==> flow/design.v <==
`timescale 1ns / 1ps
module SelectionOfAvatar(
	input [1:0] mode,
	input [5:0] userID,
	input [1:0] candidate,  
	input CLK,
	input rst,  
	output reg [1:0] ballotBoxId,
	output reg [5:0] numberOfRegisteredVoters,
	output reg [5:0] numberOfVotesWinner,  
	output reg [1:0] WinnerId,
	output reg AlreadyRegistered,
	output reg AlreadyVoted,
	output reg NotRegistered,
	output reg VotingHasNotStarted,
	output reg RegistrationHasEnded
	);
    reg [5:0] registered [0:63];
    reg [5:0] voted [0:63];
    integer i, clock, registeredNum, votedNum;
    integer airV, fireV, waterV, earthV;
	always @(posedge CLK)
	begin
	if (rst) begin
        clock = 0;
		registeredNum = 0;
		votedNum = 0;
		airV = 0;
		fireV = 0;
		waterV = 0;
		earthV = 0;
		for(i=0; i<64; i = i+1) begin
            registered[i]=6'b000000;
            voted[i]=6'b000000;
        end
        ballotBoxId =0;
        numberOfRegisteredVoters=0;
        numberOfVotesWinner=0;
        WinnerId=0;
        AlreadyRegistered=0;
        AlreadyVoted=0;
        NotRegistered=0;
        VotingHasNotStarted=0;
        RegistrationHasEnded=0;
	end
	else begin
		clock=clock+1;
        ballotBoxId =0;
        numberOfRegisteredVoters=0;
        numberOfVotesWinner=0;
        WinnerId=0;
        AlreadyRegistered=0;
        AlreadyVoted=0;
        NotRegistered=0;
        VotingHasNotStarted=0;
        RegistrationHasEnded=0;
        if(clock<=100) begin
            ballotBoxId=userID[5:4];
            if(mode==1) begin
                VotingHasNotStarted=1;
            end
            if(mode==0) begin
                if(registered[userID]==0) begin
                    registered[userID]=1;
                    ballotBoxId=userID[5:4];
                    registeredNum=registeredNum+1;
                end
                else begin 
                    AlreadyRegistered=1;
                    ballotBoxId=userID[5:4];
                end
            end
            numberOfRegisteredVoters=registeredNum;
        end
        else if(clock<=200) begin
            ballotBoxId=userID[5:4];
            numberOfRegisteredVoters=registeredNum;
            if(mode==0) begin
                RegistrationHasEnded=1;
            end
            if(mode==1) begin
                if(registered[userID]==1) begin
                    if(voted[userID]==0)begin
                        voted[userID]=1;
                        if(candidate==0)begin
                            airV=airV+1;
                        end
                        if(candidate==1)begin
                            fireV=fireV+1;
                        end
                        if(candidate==2)begin
                            waterV=waterV+1;
                        end
                        if(candidate==3)begin
                            earthV=earthV+1;
                        end
                    end 
                    else begin
                        AlreadyVoted=1;
                    end   
                end
                else begin
                    NotRegistered=1;
                end
            end    
        end
        else if(clock>200) begin
            numberOfRegisteredVoters=registeredNum;
            numberOfVotesWinner=airV;
            WinnerId=2'b0;
            if (fireV > numberOfVotesWinner) begin
				numberOfVotesWinner = fireV;
				WinnerId = 2'b01;
			end
			if (waterV > numberOfVotesWinner) begin
				numberOfVotesWinner = waterV;
				WinnerId = 2'b10;
			end
			if (earthV> numberOfVotesWinner) begin
				numberOfVotesWinner = earthV;
				WinnerId = 2'b11;
			end
        end
	end
	end
endmodule
======== Step by step through the tools: SelectionOfAvatar ========
What the tools print for SelectionOfAvatar, step after step.
Line numbers count from 1 in the design file above.
The mark n/a stands for no value.
set-up
  top module .............................. SelectionOfAvatar
  clock input ............................. CLK
  library ................................. sky130hd
  library corner .......................... tt_025C_1v80

======== Word-level counts ========
Source: Yosys, flattened and elaborated. Widths are those after wreduce. Registers that Yosys merges into a memory's read port (data or address) are not register bits. Print and check cells do not count. Equal cells are merged and count once.
cells by class
  add/sub/neg operators ................... 6
  order comparisons ....................... 6
  eq/ne operators ......................... 68
  multiplexer cells ....................... 104
  bitwise gates (word level) .............. 70
  reduce/logical cells .................... 208
operator list
  cell                                                                        count
  63-bit OR reduction                                                         64
  6-bit parallel mux with 64-bit select                                       2
  6-bit two-way mux                                                           92
  6-bit AND reduction                                                         68
  4-bit AND reduction                                                         64
  32-bit by 2-bit adder with 32-bit output with constant B                    6
  6-bit equality test with constant B                                         32
  32-bit by 6-bit > comparator with 1-bit output                              3
  6-bit by 5-bit equality test with 1-bit output with constant B              16
  1-bit inverter                                                              70
  6-bit by 4-bit equality test with 1-bit output with constant B              8
  32-bit by 8-bit less-or-equal comparator with 1-bit output with constant B  1
  32-bit by 9-bit > comparator with 1-bit output with constant B              1
  32-bit by 9-bit less-or-equal comparator with 1-bit output with constant B  1
  6-bit by 3-bit equality test with 1-bit output with constant B              4
  6-bit logical NOT                                                           3
  6-bit by 1-bit equality test with 1-bit output with constant B              2
  6-bit by 2-bit equality test with 1-bit output with constant B              2
  4-bit OR reduction                                                          2
  2-bit two-way mux                                                           4
  3-bit OR reduction                                                          2
  1-bit two-way mux                                                           6
  5-bit OR reduction                                                          1
  2-bit by 1-bit equality test with 1-bit output with constant B              2
  2-bit equality test with constant B                                         2
  2-bit logical NOT                                                           2
  3-bit AND reduction                                                         1
  2-bit OR reduction                                                          1
bit counts
  flip-flop bits (word level) ............. 981
  output and inout bits ................... 21

======== Longest topological paths ========
Longest topological path by Yosys (ltp), each cell counted once; first at word level (registers and memories cut), then after technology mapping (sequential cells cut; the memories' decode and read muxes count).
logic depth
  depth in word-level cells ............... 14
  ABC_AREA ................................ 1
  gate-level depth with buffers ........... 32
  gate-level depth less buffers ........... 31

======== Synthesis result ========
Yosys stat after the flow's synthesis: flattened, memories mapped to cells. It holds for the ABC_AREA given above (unset counts as 0); a run with the other value may have another netlist.
cells by type
  cell type                  count
  sky130_fd_sc_hd__dfxtp_1   289
  sky130_fd_sc_hd__nand2_1   842
  sky130_fd_sc_hd__nor2_1    280
  sky130_fd_sc_hd__a21oi_1   194
  sky130_fd_sc_hd__nand4_1   149
  sky130_fd_sc_hd__inv_1     216
  sky130_fd_sc_hd__xor2_1    85
  sky130_fd_sc_hd__ha_1      25
  sky130_fd_sc_hd__nor3_1    58
  sky130_fd_sc_hd__nand3_1   54
  sky130_fd_sc_hd__nor4_1    40
  sky130_fd_sc_hd__clkbuf_1  47
  sky130_fd_sc_hd__buf_2     34
  sky130_fd_sc_hd__xnor2_1   15
  sky130_fd_sc_hd__buf_6     10
  sky130_fd_sc_hd__o21ai_0   20
  sky130_fd_sc_hd__nor2_4    7
  sky130_fd_sc_hd__nand3b_1  7
Other cell types: 19; their cells: 45.
synthesis totals
  cells in the netlist .................... 2417
  synthesis area .......................... 15722.6 um^2
  sequential part of the area ............. 5785.5 um^2
  mapped flip-flops ....................... 289

======== Worst setup path after synthesis ========
Path of least setup slack by OpenSTA after synthesis, without wires, with an ideal clock, recovery checks aside; 20% of the period is set as input and as output delay. Where synthesis merged equal registers, the netlist keeps one of their names.
timing post-synthesis
  kind .................................... reg-to-reg
  start ................................... register fireV[20]
  end ..................................... register numberOfVotesWinner[5]
  period .................................. 6.0 ns
  time at the first pin ................... 0.000 ns
  data arrival time ....................... 4.410 ns
  required time ........................... 5.876 ns
  setup slack ............................. 1.465 ns
  delay of the path ....................... 4.534 ns
  driving pins on the path ................ 27
  period reached after synthesis .......... 4.535 ns
"delay of the path" is the arrival time less input delay plus setup time.
"driving pins on the path": output pins that drive a net of the path, with the launching flip-flop's if there is one; two outputs of one cell count as two.
"period reached after synthesis" is the clock period less the worst setup slack; recovery checks do not enter. This is arithmetic on one report: input and output delays are still those of the set period (20% each).
The rows between start and end are the longest chain of elaborated cells between them; the timing report does not say that the signal goes this way. Where chains are equally long, one stands for them.
Each line given opens the expression or statement behind the cell; cells for indexed reads and writes are added by Yosys, which also makes memories of some case tables.
A register here has more assigning lines than the two given.
between the ends, post-synthesis
  path through ............................ sky130_fd_sc_hd__dfxtp_1 > sky130_fd_sc_hd__or4_1 > sky130_fd_sc_hd__nor4_1 > sky130_fd_sc_hd__nand2_1 > sky130_fd_sc_hd__clkbuf_1 > sky130_fd_sc_hd__o21ai_0 > sky130_fd_sc_hd__inv_1 > sky130_fd_sc_hd__ha_1 > sky130_fd_sc_hd__nand2_1 > sky130_fd_sc_hd__inv_1 > sky130_fd_sc_hd__a221oi_1 > sky130_fd_sc_hd__o21ai_0 > sky130_fd_sc_hd__a21oi_1 > sky130_fd_sc_hd__inv_1 > sky130_fd_sc_hd__nand2_1 > sky130_fd_sc_hd__nand2_1 > sky130_fd_sc_hd__ha_1 > sky130_fd_sc_hd__inv_1 > sky130_fd_sc_hd__nor2_1 > sky130_fd_sc_hd__o21a_1 > sky130_fd_sc_hd__o21a_1 > sky130_fd_sc_hd__o21ai_0 > sky130_fd_sc_hd__nand4_1 > sky130_fd_sc_hd__nand2_1 > sky130_fd_sc_hd__inv_1 > sky130_fd_sc_hd__nand2_1 > sky130_fd_sc_hd__a21oi_1
  length of the longest elaborated chain .. 14
  elaborated cells on any way between the ends .. 14
  source lines of those cells ............. 7
  classes of those cells .................. compare (3); mux (11)
RTL lines, path post-synthesis
  item                                            RTL line  source
  start: declaration                              21        integer airV, fireV, waterV, earthV;
  start: assignment                               29        fireV = 0;
  start: assignment                               89        fireV=fireV+1;
  32-bit by 6-bit > comparator with 1-bit output  111       if (fireV > numberOfVotesWinner) begin
  6-bit two-way mux                               111
  6-bit two-way mux                               107       else if(clock>200) begin
  6-bit two-way mux                               75        else if(clock<=200) begin
  6-bit two-way mux                               57        if(clock<=100) begin
  6-bit two-way mux                               24        if (rst) begin
  32-bit by 6-bit > comparator with 1-bit output  115       if (waterV > numberOfVotesWinner) begin
  6-bit two-way mux                               115
  6-bit two-way mux                               107
  6-bit two-way mux                               75
  6-bit two-way mux                               57
  6-bit two-way mux                               24
  32-bit by 6-bit > comparator with 1-bit output  119       if (earthV> numberOfVotesWinner) begin
  6-bit two-way mux                               119
  end: assignment                                 116       numberOfVotesWinner = waterV;
  end: assignment                                 120       numberOfVotesWinner = earthV;
  end: declaration                                10        output reg [5:0] numberOfVotesWinner,

======== Timing after layout ========
From the final timing report of run 1: the path of least setup slack in the routed layout; clock arrival at registers is part of the times.
timing after layout
  kind .................................... reg-to-reg
  start ................................... register fireV[20]
  end ..................................... register numberOfVotesWinner[4]
  period .................................. 6.0 ns
  time at the first pin ................... 0.52 ns
  data arrival time ....................... 5.44 ns
  required time ........................... 6.39 ns
  setup slack ............................. 0.95 ns
  driving pins on the path ................ 27
The rows between start and end are the longest chain of elaborated cells between them; the timing report does not say that the signal goes this way. Where chains are equally long, one stands for them.
A register here has more assigning lines than the two given.
between the ends, after layout
  path through ............................ sky130_fd_sc_hd__dfxtp_1 > sky130_fd_sc_hd__or4_1 > sky130_fd_sc_hd__nor4_1 > sky130_fd_sc_hd__nand2_1 > sky130_fd_sc_hd__o21ai_0 > sky130_fd_sc_hd__inv_1 > sky130_fd_sc_hd__ha_1 > sky130_fd_sc_hd__nand2_1 > sky130_fd_sc_hd__inv_1 > sky130_fd_sc_hd__a221oi_1 > sky130_fd_sc_hd__o21ai_0 > sky130_fd_sc_hd__a21oi_1 > sky130_fd_sc_hd__buf_4 > sky130_fd_sc_hd__inv_1 > sky130_fd_sc_hd__nand2_1 > sky130_fd_sc_hd__nand2_1 > sky130_fd_sc_hd__ha_1 > sky130_fd_sc_hd__inv_1 > sky130_fd_sc_hd__nor2_1 > sky130_fd_sc_hd__o21a_1 > sky130_fd_sc_hd__o21a_1 > sky130_fd_sc_hd__o21ai_0 > sky130_fd_sc_hd__nand4_1 > sky130_fd_sc_hd__nand2_1 > sky130_fd_sc_hd__inv_1 > sky130_fd_sc_hd__nand2_1 > sky130_fd_sc_hd__a21oi_1
  length of the longest elaborated chain .. 14
  elaborated cells on any way between the ends .. 14
  source lines of those cells ............. 7
  classes of those cells .................. compare (3); mux (11)
RTL lines, path after layout
  item                                            RTL line  source
  start: declaration                              21        integer airV, fireV, waterV, earthV;
  start: assignment                               29        fireV = 0;
  start: assignment                               89        fireV=fireV+1;
  32-bit by 6-bit > comparator with 1-bit output  111       if (fireV > numberOfVotesWinner) begin
  6-bit two-way mux                               111
  6-bit two-way mux                               107       else if(clock>200) begin
  6-bit two-way mux                               75        else if(clock<=200) begin
  6-bit two-way mux                               57        if(clock<=100) begin
  6-bit two-way mux                               24        if (rst) begin
  32-bit by 6-bit > comparator with 1-bit output  115       if (waterV > numberOfVotesWinner) begin
  6-bit two-way mux                               115
  6-bit two-way mux                               107
  6-bit two-way mux                               75
  6-bit two-way mux                               57
  6-bit two-way mux                               24
  32-bit by 6-bit > comparator with 1-bit output  119       if (earthV> numberOfVotesWinner) begin
  6-bit two-way mux                               119
  end: assignment                                 116       numberOfVotesWinner = waterV;
  end: assignment                                 120       numberOfVotesWinner = earthV;
  end: declaration                                10        output reg [5:0] numberOfVotesWinner,

4 stored runs of SelectionOfAvatar in the flow (synthesis by Yosys, layout by OpenROAD, sky130hd cells), in arbitrary order. Constraints: input delay and output delay 20% of the set period each, output load 0.01 pF.
"period reached": clock period set for the run, less the worst setup slack. It is reckoned from that one timing run; input and output delays stay at 20% of the period that was set.
"allowed time less slack (worst setup path)": the worst setup path's part of the clock period (all of it between registers, 20% less for each end at a port) less its slack. A launch clock that arrives late makes it longer, a capture clock that arrives late makes it shorter.
By "total design power" is meant OpenSTA's value without simulated activity: inputs other than the clock are taken to toggle once in ten clock periods, and the tool carries that through the logic.

======== run 1 ========
==> flow/run.sh <==
#!/bin/bash
# the make line also repeats the synthesis and layout settings of config.mk as NAME=value (left out here)
make -C /OpenROAD-flow-scripts/flow DESIGN_CONFIG=/design/flow/config.mk WORK_HOME=/design/flow/orfs CLKGATE_MAP_FILE= finish
==> flow/config.mk <==
export PLATFORM = sky130hd
export DESIGN_NAME = SelectionOfAvatar
export DESIGN_NICKNAME = SelectionOfAvatar
export VERILOG_FILES = /design/flow/design.v
export SDC_FILE = /design/flow/constraint.sdc
export NUM_CORES = 4
export LEC_CHECK = 0
export ABC_AREA = 1
export CAP_MARGIN = 20
export CORE_ASPECT_RATIO = 0.83
export CORE_MARGIN = 2
export CORE_UTILIZATION = 40
export CTS_CLUSTER_SIZE = 24
export MIN_ROUTING_LAYER = met1
export PLACE_DENSITY_LB_ADDON = 0.15
export SLEW_MARGIN = 20
==> flow/constraint.sdc <==
create_clock -name core_clock -period 6.0 [get_ports {CLK}]
set_input_delay 1.2000 -clock core_clock [delete_from_list [all_inputs] [get_ports {CLK}]]
set_output_delay 1.2000 -clock core_clock [all_outputs]
set_load 0.01 [all_outputs]

-------- measured, run 1 --------
  setup slack of the critical path ........ 0.950 ns
  allowed time less slack (worst setup path) .. 5.05 ns
  worst setup path kind ................... reg-to-reg
  total design power ...................... 4.035 mW
  standard-cell area after routing ........ 17390.4 um^2
  period reached .......................... 5.050 ns
  final utilization ....................... 44.6 %
  area of the synthesized netlist ......... 15722.6 um^2
  full die area ........................... 40914.6 um^2

======== run 2 ========
==> flow/run.sh <==
#!/bin/bash
# the make line also repeats the synthesis and layout settings of config.mk as NAME=value (left out here)
make -C /OpenROAD-flow-scripts/flow DESIGN_CONFIG=/design/flow/config.mk WORK_HOME=/design/flow/orfs CLKGATE_MAP_FILE= finish
==> flow/config.mk <==
export PLATFORM = sky130hd
export DESIGN_NAME = SelectionOfAvatar
export DESIGN_NICKNAME = SelectionOfAvatar
export VERILOG_FILES = /design/flow/design.v
export SDC_FILE = /design/flow/constraint.sdc
export NUM_CORES = 4
export LEC_CHECK = 0
export CAP_MARGIN = 20
export CORE_MARGIN = 2
export CORE_UTILIZATION = 40
export SLEW_MARGIN = 20
==> flow/constraint.sdc <==
create_clock -name core_clock -period 5.71 [get_ports {CLK}]
set_input_delay 1.1420 -clock core_clock [delete_from_list [all_inputs] [get_ports {CLK}]]
set_output_delay 1.1420 -clock core_clock [all_outputs]
set_load 0.01 [all_outputs]

-------- measured, run 2 --------
  setup slack of the critical path ........ 0.466 ns
  allowed time less slack (worst setup path) .. 5.24 ns
  worst setup path kind ................... reg-to-reg
  total design power ...................... 4.448 mW
  standard-cell area after routing ........ 16862.4 um^2
  period reached .......................... 5.244 ns
  final utilization ....................... 45.8 %
  area of the synthesized netlist ......... 14976.9 um^2
  full die area ........................... 39006.2 um^2

======== run 3 ========
==> flow/run.sh <==
#!/bin/bash
# the make line also repeats the synthesis and layout settings of config.mk as NAME=value (left out here)
make -C /OpenROAD-flow-scripts/flow DESIGN_CONFIG=/design/flow/config.mk WORK_HOME=/design/flow/orfs CLKGATE_MAP_FILE= finish
==> flow/config.mk <==
export PLATFORM = sky130hd
export DESIGN_NAME = SelectionOfAvatar
export DESIGN_NICKNAME = SelectionOfAvatar
export VERILOG_FILES = /design/flow/design.v
export SDC_FILE = /design/flow/constraint.sdc
export NUM_CORES = 4
export LEC_CHECK = 0
export CAP_MARGIN = 20
export CORE_ASPECT_RATIO = 0.83
export CORE_MARGIN = 2
export CORE_UTILIZATION = 40
export MIN_ROUTING_LAYER = met2
export PLACE_DENSITY_LB_ADDON = 0.15
export SLEW_MARGIN = 20
==> flow/constraint.sdc <==
create_clock -name core_clock -period 6.0 [get_ports {CLK}]
set_input_delay 1.2000 -clock core_clock [delete_from_list [all_inputs] [get_ports {CLK}]]
set_output_delay 1.2000 -clock core_clock [all_outputs]
set_load 0.01 [all_outputs]

-------- measured, run 3 --------
  setup slack of the critical path ........ 0.654 ns
  allowed time less slack (worst setup path) .. 4.15 ns
  worst setup path kind ................... input-to-reg
  total design power ...................... 4.285 mW
  standard-cell area after routing ........ 16813.6 um^2
  period reached .......................... 5.346 ns
  final utilization ....................... 45.5 %
  area of the synthesized netlist ......... 14976.9 um^2
  full die area ........................... 39012.8 um^2

======== run 4 ========
==> flow/run.sh <==
#!/bin/bash
# the make line also repeats the synthesis and layout settings of config.mk as NAME=value (left out here)
make -C /OpenROAD-flow-scripts/flow DESIGN_CONFIG=/design/flow/config.mk WORK_HOME=/design/flow/orfs CLKGATE_MAP_FILE= finish
==> flow/config.mk <==
export PLATFORM = sky130hd
export DESIGN_NAME = SelectionOfAvatar
export DESIGN_NICKNAME = SelectionOfAvatar
export VERILOG_FILES = /design/flow/design.v
export SDC_FILE = /design/flow/constraint.sdc
export NUM_CORES = 4
export LEC_CHECK = 0
export CAP_MARGIN = 20
export CORE_MARGIN = 2
export CORE_UTILIZATION = 40
export SLEW_MARGIN = 20
==> flow/constraint.sdc <==
create_clock -name core_clock -period 6.0 [get_ports {CLK}]
set_input_delay 1.2000 -clock core_clock [delete_from_list [all_inputs] [get_ports {CLK}]]
set_output_delay 1.2000 -clock core_clock [all_outputs]
set_load 0.01 [all_outputs]

-------- measured, run 4 --------
  setup slack of the critical path ........ 0.426 ns
  allowed time less slack (worst setup path) .. 5.57 ns
  worst setup path kind ................... reg-to-reg
  total design power ...................... 4.343 mW
  standard-cell area after routing ........ 16786.1 um^2
  period reached .......................... 5.574 ns
  final utilization ....................... 45.6 %
  area of the synthesized netlist ......... 14976.9 um^2
  full die area ........................... 39006.2 um^2
